==> flow/design.v <==
module alu_design #(parameter W = 16, parameter N = 4) ( 
  clock, reset, CE, INP_valid, MODE, CMD, OPA, OPB, CIN, ERR, RES, OV, COUT, G, L, E);
  input clock;
  input reset;
  input CE;                     
  input [1:0] INP_valid;       
  input MODE;                  
  input [N-1:0] CMD;           
  input [W-1:0] OPA;           
  input [W-1:0] OPB;           
  input CIN;                   
  output reg ERR;              
  output reg [2*W-1:0] RES;    
  output reg OV;               
  output reg COUT;             
  output reg G;                
  output reg L;                
  output reg E;                
parameter SHIFT_W = $clog2(W);
reg [W-1:0] opa_r, opb_r;
reg [N-1:0] cmd_r;
reg [1:0] valid_r;
reg mode_r, cin_r;
reg [2*W - 1:0] res_comb;
reg cout_comb, ov_comb, g_comb, l_comb, e_comb, err_comb;
reg [SHIFT_W-1:0] shift_amount;
always @(posedge clock or posedge reset) begin
  if (reset) begin
    opa_r   <= 0;
    opb_r   <= 0;
    cmd_r   <= 0;
    valid_r <= 0;
    mode_r  <= 0;
    cin_r   <= 0;
  end else if (CE) begin
    opa_r   <= OPA;
    opb_r   <= OPB;
    cmd_r   <= CMD;
    valid_r <= INP_valid;
    mode_r  <= MODE;
    cin_r   <= CIN;
  end
end
always @(*) begin
  res_comb  = 0;
  cout_comb = 0;
  ov_comb   = 0;
  g_comb    = 0;
  l_comb    = 0;
  e_comb    = 0;
  err_comb  = 0;
  shift_amount = 0;
  if (mode_r) begin  
    case (valid_r)
      2'b01: begin  
        case (cmd_r)
          4'b0100: begin
            res_comb  = opa_r + 1;
            cout_comb = res_comb[W];
          end
          4'b0101: begin
            res_comb = opa_r - 1;
            ov_comb  = res_comb[W];
          end
          default: err_comb = 1;
        endcase
      end
      2'b10: begin  
        case (cmd_r)
          4'b0110: begin
            res_comb  = {{W{1'b0}}, opb_r + 1};
            cout_comb = res_comb[W];
          end
          4'b0111: begin
            res_comb = {{W{1'b0}}, opb_r - 1};
            ov_comb  = res_comb[W];
          end
          default: err_comb = 1;
        endcase
      end
      2'b11: begin  
        case (cmd_r)
          4'b0000: begin
            res_comb = opa_r + opb_r;
            cout_comb = res_comb[W];
          end
          4'b0001: begin
            res_comb = opa_r - opb_r;
            ov_comb = (opa_r < opb_r);
          end
          4'b0010: begin
            res_comb = opa_r + opb_r + cin_r;
            cout_comb = res_comb[W];
          end
          4'b0011: begin
            res_comb = opa_r - opb_r - cin_r;
            ov_comb = (opa_r < (opb_r + cin_r));
          end
          4'b1000: begin  
            if (opa_r == opb_r) begin
              e_comb = 1;
              g_comb = 0;
              l_comb = 0;
            end
            else if (opa_r > opb_r) begin
              e_comb = 0;
              g_comb = 1;
              l_comb = 0;
            end
            else begin
              e_comb = 0;
              g_comb = 0;
              l_comb = 1;
            end
          end
          4'b1001:   res_comb = (opa_r + 1) * (opb_r + 1);
          4'b1010: res_comb = (opa_r << 1) * opb_r;
          4'b1011: begin  
                   res_comb = $signed(opa_r) + $signed(opb_r);
                   ov_comb = (($signed(opa_r) > 0 && $signed(opb_r) > 0 && $signed(res_comb[W-1:0]) <= 0) ||
                             ($signed(opa_r) < 0 && $signed(opb_r) < 0 && $signed(res_comb[W-1:0]) >= 0));
                  if ($signed(opa_r) == $signed(opb_r)) begin
                    e_comb = 1;
                    g_comb = 0;
                    l_comb = 0;
                  end
                  else if ($signed(opa_r) > $signed(opb_r)) begin
                    e_comb = 0;
                    g_comb = 1;
                    l_comb = 0;
                  end
                  else begin
                    e_comb = 0;
                    g_comb = 0;
                    l_comb = 1;
                  end
          end
          4'b1100: begin  
                   res_comb = $signed(opa_r) - $signed(opb_r);
                   ov_comb = (($signed(opa_r) >= 0 && $signed(opb_r) < 0 && $signed(res_comb[W-1:0]) < 0) ||
                             ($signed(opa_r) < 0 && $signed(opb_r) >= 0 && $signed(res_comb[W-1:0]) >= 0));
                   if ($signed(opa_r) == $signed(opb_r)) begin
                     e_comb = 1;
                     g_comb = 0;
                     l_comb = 0;
                   end
                   else if ($signed(opa_r) > $signed(opb_r)) begin
                     e_comb = 0;
                     g_comb = 1;
                     l_comb = 0;
                   end
                   else begin
                     e_comb = 0;
                     g_comb = 0;
                     l_comb = 1;
                  end
          end
          default: err_comb = 1;
        endcase
      end
      default: err_comb = 1;
    endcase
  end else begin  
    case (valid_r)
      2'b01: begin  
        case (cmd_r)
          4'b0110:   res_comb = {{W{1'b0}}, ~opa_r};
          4'b1000:  res_comb = {{W{1'b0}}, opa_r >> 1};
          4'b1001:  res_comb = {{W{1'b0}}, opa_r << 1};
          default: err_comb = 1;
        endcase
      end
      2'b10: begin  
        case (cmd_r)
          4'b0111:   res_comb = {{W{1'b0}}, ~opb_r};
          4'b1010:  res_comb = {{W{1'b0}}, opb_r >> 1};
          4'b1011:  res_comb = {{W{1'b0}}, opb_r << 1};
          default: err_comb = 1;
        endcase
      end
      2'b11: begin  
        case (cmd_r)
          4'b0000:   res_comb = {{W{1'b0}}, opa_r & opb_r};
          4'b0001:  res_comb = {{W{1'b0}}, ~(opa_r & opb_r)};
          4'b0010:    res_comb = {{W{1'b0}}, opa_r | opb_r};
          4'b0011:   res_comb = {{W{1'b0}}, ~(opa_r | opb_r)};
          4'b0100:   res_comb = {{W{1'b0}}, opa_r ^ opb_r};
          4'b0101:  res_comb = {{W{1'b0}}, ~(opa_r ^ opb_r)};
          4'b1100: begin  
            if (|opb_r[W-1:SHIFT_W+1])   
              err_comb = 1;
            else begin
              shift_amount = opb_r[SHIFT_W-1:0];
              res_comb = {{W{1'b0}}, (opa_r << shift_amount) | (opa_r >> (W - shift_amount))};
            end
          end
          4'b1101: begin  
            if (|opb_r[W-1:SHIFT_W+1])   
              err_comb = 1;
            else begin
              shift_amount = opb_r[SHIFT_W-1:0];
              res_comb = {{W{1'b0}}, (opa_r >> shift_amount) | (opa_r << (W - shift_amount))};
            end
          end
          default: err_comb = 1;
        endcase
      end
      default: err_comb = 1;
    endcase
  end
end
always @(posedge clock or posedge reset) begin
  if (reset) begin
    RES  <= 0;
    COUT <= 0;
    OV   <= 0;
    G    <= 0;
    L    <= 0;
    E    <= 0;
    ERR  <= 0;
  end else if (CE) begin
    RES  <= res_comb;
    COUT <= cout_comb;
    OV   <= ov_comb;
    G    <= g_comb;
    L    <= l_comb;
    E    <= e_comb;
    ERR  <= err_comb;
  end
end
endmodule
# Step by step through the tools: alu_design
# Module alu_design before and after one edit of its RTL, step after step.
# "orig" refers to lines of the RTL above, "edited" to lines of the edited file.
# "delta": "edited" minus "orig" as printed here. "rel_change_pct": 100 x difference / "orig".
# A cell with -- has no value.
# design
design	alu_design
clk_port	clock
cell_library	sky130hd
pvt_corner	tt_025C_1v80

# Diff
# Unified diff, file above to edited file.
# The edit is scripted: it alters the design's behaviour and was not made to optimise anything.
# begin of diff
@@ -1,3 +1,3 @@
-module alu_design #(parameter W = 16, parameter N = 4) ( 
+module alu_design #(parameter W = 12, parameter N = 4) ( 
   clock, reset, CE, INP_valid, MODE, CMD, OPA, OPB, CIN, ERR, RES, OV, COUT, G, L, E);
   input clock;
# end of diff

# Word level
# Yosys after proc, flatten, opt, wreduce and memory -nomap, before mapping. Enables and synchronous resets that opt folds into registers are not counted as muxes. Memory bits, and registers merged into a memory's read port (data or address), are not among the register bits. Print and check cells are not counted.
# classes
item	orig	edited	delta	rel_change_pct
n_addsub	12	12	0	0.00
mul	2	2	0	0.00
n_div	0	0	0	--
n_cmp	14	14	0	0.00
n_eq	18	18	0	0.00
n_shift	4	4	0	0.00
n_mux	50	50	0	0.00
logic	10	10	0	0.00
reduce_and_logical	20	20	0	0.00
# op_table
operator	orig	edited	delta	rel_change_pct
16-bit NOT	5	0	-5	-100.00
12-bit NOT	0	5	5	--
16-bit by 1-bit greater-or-equal comparator with 1-bit output with constant B	4	0	-4	-100.00
12-bit by 1-bit greater-or-equal comparator with 1-bit output with constant B	0	4	4	--
16-bit by 1-bit < comparator with 1-bit output with constant B	3	0	-3	-100.00
16-bit bitwise OR	3	0	-3	-100.00
16-bit case mux with 3-bit select	3	0	-3	-100.00
12-bit by 1-bit < comparator with 1-bit output with constant B	0	3	3	--
12-bit bitwise OR	0	3	3	--
12-bit case mux with 3-bit select	0	3	3	--
16-bit by 1-bit adder with 17-bit output with constant B	2	0	-2	-100.00
16-bit by 16-bit adder with 17-bit output	2	0	-2	-100.00
16-bit == test	2	0	-2	-100.00
16-bit by 1-bit > comparator with 1-bit output with constant B	2	0	-2	-100.00
16-bit > comparator	2	0	-2	-100.00
16-bit < comparator	2	0	-2	-100.00
16-bit two-way mux	2	0	-2	-100.00
32-bit case mux with 2-bit select	2	0	-2	-100.00
16-bit by 1-bit subtractor with 17-bit output with constant B	2	0	-2	-100.00
16-bit by 16-bit subtractor with 17-bit output	2	0	-2	-100.00
12-bit by 1-bit adder with 13-bit output with constant B	0	2	2	--
12-bit by 12-bit adder with 13-bit output	0	2	2	--
12-bit == test	0	2	2	--
12-bit by 1-bit > comparator with 1-bit output with constant B	0	2	2	--
12-bit > comparator	0	2	2	--
12-bit < comparator	0	2	2	--
12-bit two-way mux	0	2	2	--
24-bit case mux with 2-bit select	0	2	2	--
# The list need not be complete.
# bits
item	orig	edited	delta	rel_change_pct
ff_bits	78	62	-16	-20.51
latchBits	0	0	0	--
mem_bits_rw	0	0	0	--
romBits	0	0	0	--
clocked_rd_ports_x_width	0	0	0	--
mem_count	0	0	0	--
in_bits	43	35	-8	-18.60
output_inout_bits	38	30	-8	-21.05

# Logic depth
# Depth = most cells in a row (Yosys ltp): at word level without a register or memory, in the mapped netlist without a sequential cell, where the memories' decode and read muxes count.
# logic_depth
item	orig	edited	delta	rel_change_pct
ltp_word	7	7	0	0.00
ABC_AREA	0	0	--	--
ltp_mapped	33	29	-4	-12.12
mapped_depth_nobuf	29	25	-4	-13.79

# Synthesis result
# The flow's flattened synthesis, as Yosys stat reports it; memories are mapped. The netlist is that of the ABC_AREA named above (0 if unset); the other value can give another one.
# mapped
item	orig	edited	delta	rel_change_pct
cells	3809	2467	-1342	-35.23
synth_area_um2	29873.7	19437.4	-10436.3	-34.93
seq_area_um2	1951.9	1551.5	-400.4	-20.51
ffs	78	62	-16	-20.51
# by_type
cell	orig	edited	delta	rel_change_pct
sky130_fd_sc_hd__inv_1	569	305	-264	-46.40
sky130_fd_sc_hd__nand2_1	505	291	-214	-42.38
sky130_fd_sc_hd__fa_1	418	221	-197	-47.13
sky130_fd_sc_hd__nor2_1	393	262	-131	-33.33
sky130_fd_sc_hd__ha_1	273	181	-92	-33.70
sky130_fd_sc_hd__clkbuf_1	165	90	-75	-45.45
sky130_fd_sc_hd__o21ai_0	168	96	-72	-42.86
sky130_fd_sc_hd__xnor2_1	185	134	-51	-27.57
sky130_fd_sc_hd__a21oi_1	146	104	-42	-28.77
sky130_fd_sc_hd__o22ai_1	66	34	-32	-48.48
sky130_fd_sc_hd__buf_1	55	28	-27	-49.09
sky130_fd_sc_hd__buf_2	10	33	23	230.00
sky130_fd_sc_hd__nand3_1	58	36	-22	-37.93
sky130_fd_sc_hd__a221o_1	2	21	19	950.00
sky130_fd_sc_hd__a221oi_1	42	25	-17	-40.48
sky130_fd_sc_hd__dfrtp_1	78	62	-16	-20.51
sky130_fd_sc_hd__mux4_2	25	11	-14	-56.00
sky130_fd_sc_hd__xor2_1	47	34	-13	-27.66
# The list need not be complete.

# Worst setup path after synthesis
# Path of least setup slack by OpenSTA after synthesis, without wires, with an ideal clock, recovery checks aside; 20% of the period is set as input and as output delay. Where synthesis merged equal registers, the netlist keeps one of their names.
# synth_timing
item	orig	edited	delta	rel_change_pct
kind	register -> register	register -> register	--	--
start	register opb_r[0]	register opb_r[0]	--	--
end	register RES[28]	register RES[23]	--	--
clock_period_ns	8.3	8.3	0.0	0.00
setup_time_ns	0.133	0.126	-0.007	--
arrival_ns	8.774	7.438	-1.336	-15.23
slack_ns	-0.607	0.736	1.343	--
delay_ns	8.907	7.564	-1.343	-15.08
path_stages	34	30	-4	-11.76
n_path_buf	11	6	-5	-45.45
synth_period_reached_ns	8.907	7.564	-1.343	-15.08
# "delay_ns" = arrival - input delay + setup time.
# "path_stages" counts driving pins, that of a launching flip-flop among them; a cell with two outputs on the path counts twice.
# "synth_period_reached_ns" = period - worst setup slack (recovery checks aside). The figure is calculated, with input and output delays left at 20% of the set period.
# Between the ends stands the longest chain of elaborated cells between them, by number of cells; it is not shown to be the way that was timed. Of several equally long chains one is given.
# Each line given opens the expression or statement behind the cell; cells for indexed reads and writes are added by Yosys, which also makes memories of some case tables.
# synth_between_orig
cell_sequence	sky130_fd_sc_hd__dfrtp_1 > sky130_fd_sc_hd__clkbuf_1 > sky130_fd_sc_hd__inv_1 > sky130_fd_sc_hd__clkbuf_1 > sky130_fd_sc_hd__buf_1 > sky130_fd_sc_hd__clkbuf_1 > sky130_fd_sc_hd__buf_1 > sky130_fd_sc_hd__ha_1 > sky130_fd_sc_hd__clkbuf_1 > sky130_fd_sc_hd__clkbuf_1 > sky130_fd_sc_hd__clkbuf_1 > sky130_fd_sc_hd__buf_1 > sky130_fd_sc_hd__clkbuf_1 > sky130_fd_sc_hd__clkbuf_1 > sky130_fd_sc_hd__nand2_1 > sky130_fd_sc_hd__fa_1 > sky130_fd_sc_hd__inv_1 > sky130_fd_sc_hd__fa_1 > sky130_fd_sc_hd__fa_1 > sky130_fd_sc_hd__inv_1 > sky130_fd_sc_hd__fa_1 > sky130_fd_sc_hd__inv_1 > sky130_fd_sc_hd__ha_1 > sky130_fd_sc_hd__a211oi_1 > sky130_fd_sc_hd__o21ai_0 > sky130_fd_sc_hd__a41o_1 > sky130_fd_sc_hd__a221oi_1 > sky130_fd_sc_hd__nor3_1 > sky130_fd_sc_hd__a311o_1 > sky130_fd_sc_hd__a31oi_1 > sky130_fd_sc_hd__xor2_1 > sky130_fd_sc_hd__nor2_1 > sky130_fd_sc_hd__a2111oi_0 > sky130_fd_sc_hd__o2bb2ai_1
elab_chain_cells	5
# synth_lines_orig
item	line	source
start: declaration	20	reg [W-1:0] opa_r, opb_r;
start: assignment	30	opb_r   <= 0;
start: assignment	37	opb_r   <= OPB;
16-bit by 1-bit adder with 17-bit output	116	4'b1001:   res_comb = (opa_r + 1) * (opb_r + 1);
17-bit by 17-bit multiplier with 32-bit output	116
32-bit case mux with 8-bit select	82	case (cmd_r)
32-bit case mux with 3-bit select	54	case (valid_r)
32-bit two-way mux	53	if (mode_r) begin
end: assignment	214	RES  <= 0;
end: assignment	222	RES  <= res_comb;
end: declaration	13	output reg [2*W-1:0] RES;
# synth_between_edited
cell_sequence	sky130_fd_sc_hd__dfrtp_1 > sky130_fd_sc_hd__buf_2 > sky130_fd_sc_hd__buf_2 > sky130_fd_sc_hd__clkinv_1 > sky130_fd_sc_hd__clkbuf_1 > sky130_fd_sc_hd__ha_1 > sky130_fd_sc_hd__buf_1 > sky130_fd_sc_hd__buf_2 > sky130_fd_sc_hd__inv_1 > sky130_fd_sc_hd__clkbuf_1 > sky130_fd_sc_hd__nor2_1 > sky130_fd_sc_hd__fa_1 > sky130_fd_sc_hd__inv_1 > sky130_fd_sc_hd__fa_1 > sky130_fd_sc_hd__inv_1 > sky130_fd_sc_hd__fa_1 > sky130_fd_sc_hd__fa_1 > sky130_fd_sc_hd__inv_1 > sky130_fd_sc_hd__fa_1 > sky130_fd_sc_hd__inv_1 > sky130_fd_sc_hd__ha_1 > sky130_fd_sc_hd__a21o_1 > sky130_fd_sc_hd__a21oi_1 > sky130_fd_sc_hd__o221ai_1 > sky130_fd_sc_hd__a31o_2 > sky130_fd_sc_hd__a221o_1 > sky130_fd_sc_hd__a21oi_1 > sky130_fd_sc_hd__xnor2_1 > sky130_fd_sc_hd__o221ai_1 > sky130_fd_sc_hd__a221o_1
elab_chain_cells	5
# synth_lines_edited
item	line	source
start: declaration	20	reg [W-1:0] opa_r, opb_r;
start: assignment	30	opb_r   <= 0;
start: assignment	37	opb_r   <= OPB;
12-bit by 1-bit adder with 13-bit output	116	4'b1001:   res_comb = (opa_r + 1) * (opb_r + 1);
13-bit by 13-bit multiplier with 24-bit output	116
24-bit case mux with 8-bit select	82	case (cmd_r)
24-bit case mux with 3-bit select	54	case (valid_r)
24-bit two-way mux	53	if (mode_r) begin
end: assignment	214	RES  <= 0;
end: assignment	222	RES  <= res_comb;
end: declaration	13	output reg [2*W-1:0] RES;

# Timing after layout
# Path of least setup slack in the final report of each run of pair 1 (OpenROAD, finished layout, wires in). Where an end is a register, its clock arrival counts in the times.
# layout_timing
item	orig	edited	delta	rel_change_pct
kind	register -> register	register -> register	--	--
start	register opb_r[5]	register opb_r[7]	--	--
end	register RES[31]	register RES[23]	--	--
clock_period_ns	8.08	8.08	0.00	0.00
setup_time_ns	0.13	0.11	-0.02	--
arrival_ns	8.15	7.92	-0.23	-2.82
slack_ns	0.19	0.40	0.21	--
path_stages	26	23	-3	-11.54
n_path_buf	3	0	-3	-100.00
# Between the ends stands the longest chain of elaborated cells between them, by number of cells; it is not shown to be the way that was timed. Of several equally long chains one is given.
# layout_between_orig
cell_sequence	sky130_fd_sc_hd__dfrtp_1 > sky130_fd_sc_hd__buf_4 > sky130_fd_sc_hd__inv_1 > sky130_fd_sc_hd__nor2_2 > sky130_fd_sc_hd__fa_1 > sky130_fd_sc_hd__fa_1 > sky130_fd_sc_hd__fa_1 > sky130_fd_sc_hd__fa_1 > sky130_fd_sc_hd__inv_1 > sky130_fd_sc_hd__fa_1 > sky130_fd_sc_hd__inv_1 > sky130_fd_sc_hd__fa_1 > sky130_fd_sc_hd__ha_1 > sky130_fd_sc_hd__inv_1 > sky130_fd_sc_hd__nor3_1 > sky130_fd_sc_hd__o211ai_1 > sky130_fd_sc_hd__buf_4 > sky130_fd_sc_hd__a21oi_1 > sky130_fd_sc_hd__nor2_1 > sky130_fd_sc_hd__buf_4 > sky130_fd_sc_hd__o31ai_1 > sky130_fd_sc_hd__a221oi_1 > sky130_fd_sc_hd__o31a_1 > sky130_fd_sc_hd__xnor2_1 > sky130_fd_sc_hd__a221oi_1 > sky130_fd_sc_hd__o2bb2ai_1
elab_chain_cells	5
# layout_lines_orig
item	line	source
start: declaration	20	reg [W-1:0] opa_r, opb_r;
start: assignment	30	opb_r   <= 0;
start: assignment	37	opb_r   <= OPB;
16-bit by 1-bit adder with 17-bit output	116	4'b1001:   res_comb = (opa_r + 1) * (opb_r + 1);
17-bit by 17-bit multiplier with 32-bit output	116
32-bit case mux with 8-bit select	82	case (cmd_r)
32-bit case mux with 3-bit select	54	case (valid_r)
32-bit two-way mux	53	if (mode_r) begin
end: assignment	214	RES  <= 0;
end: assignment	222	RES  <= res_comb;
end: declaration	13	output reg [2*W-1:0] RES;
# layout_between_edited
cell_sequence	sky130_fd_sc_hd__dfrtp_1 > sky130_fd_sc_hd__clkinv_1 > sky130_fd_sc_hd__nor4_1 > sky130_fd_sc_hd__xnor2_1 > sky130_fd_sc_hd__nand2_1 > sky130_fd_sc_hd__fa_1 > sky130_fd_sc_hd__fa_1 > sky130_fd_sc_hd__fa_1 > sky130_fd_sc_hd__inv_1 > sky130_fd_sc_hd__fa_1 > sky130_fd_sc_hd__inv_1 > sky130_fd_sc_hd__fa_1 > sky130_fd_sc_hd__inv_1 > sky130_fd_sc_hd__ha_1 > sky130_fd_sc_hd__a21o_1 > sky130_fd_sc_hd__a21oi_1 > sky130_fd_sc_hd__o221ai_1 > sky130_fd_sc_hd__a31o_2 > sky130_fd_sc_hd__a221o_1 > sky130_fd_sc_hd__a21oi_1 > sky130_fd_sc_hd__xnor2_1 > sky130_fd_sc_hd__o221ai_1 > sky130_fd_sc_hd__a221o_1
elab_chain_cells	5
# layout_lines_edited
item	line	source
start: declaration	20	reg [W-1:0] opa_r, opb_r;
start: assignment	30	opb_r   <= 0;
start: assignment	37	opb_r   <= OPB;
12-bit by 1-bit adder with 13-bit output	116	4'b1001:   res_comb = (opa_r + 1) * (opb_r + 1);
13-bit by 13-bit multiplier with 24-bit output	116
24-bit case mux with 8-bit select	82	case (cmd_r)
24-bit case mux with 3-bit select	54	case (valid_r)
24-bit two-way mux	53	if (mode_r) begin
end: assignment	214	RES  <= 0;
end: assignment	222	RES  <= res_comb;
end: declaration	13	output reg [2*W-1:0] RES;

# Flow runs
# Runs of the flow (Yosys, OpenROAD) on both versions; the two runs of a pair have the same settings. The constraints put input and output delay at 20% of the set period each and load the outputs with 0.01 pF.
# settings_pair_1
CORE_UTILIZATION	45
PLACE_DENSITY	0.6
period_ns	8.08
CAP_MARGIN	20
CORE_MARGIN	2
SLEW_MARGIN	20
# results_pair_1
item	orig	edited	delta	rel_change_pct
synthesis_area_um2	29873.7	19437.4	-10436.3	-34.93
die_um2	68463.3	44871.9	-23591.4	-34.46
layout_stdcell_area_um2	33498.4	21240.4	-12258.0	-36.59
finalUtil_pct	51.0	49.5	-1.5	--
setup_ws_ns	0.187	0.400	0.213	--
setup_tns_ns	0.000	0.000	0.000	--
final_hold_ws_ns	0.484	0.492	0.008	--
power_total_w	0.015401	0.006807	-0.008594	-55.80
period_less_ws_ns	7.893	7.680	-0.213	-2.70
# settings_pair_2
CAP_MARGIN	35
CELL_PAD_IN_SITES_DETAIL_PLACEMENT	0
CORE_ASPECT_RATIO	0.79
CORE_UTILIZATION	57
PLACE_DENSITY_LB_ADDON	0.08
TNS_END_PERCENT	70
period_ns	5.26
CORE_MARGIN	2
SLEW_MARGIN	20
# results_pair_2
item	orig	edited	delta	rel_change_pct
synthesis_area_um2	29873.7	19437.4	-10436.3	-34.93
die_um2	54270.5	35603.2	-18667.3	-34.40
layout_stdcell_area_um2	37771.2	24573.6	-13197.6	-34.94
finalUtil_pct	73.0	72.6	-0.4	--
setup_ws_ns	-2.228	-1.375	0.853	--
setup_tns_ns	-45.115	-16.222	28.893	--
final_hold_ws_ns	0.535	0.490	-0.045	--
power_total_w	0.032219	0.013963	-0.018256	-56.66
period_less_ws_ns	7.488	6.635	-0.853	-11.39
# "period_less_ws_ns" means the clock period less the worst setup slack. The figure is calculated, with input and output delays left at 20% of the set period.
# "power_total_w" rests on the timing tool's default activity at the inputs, not on a simulated workload.
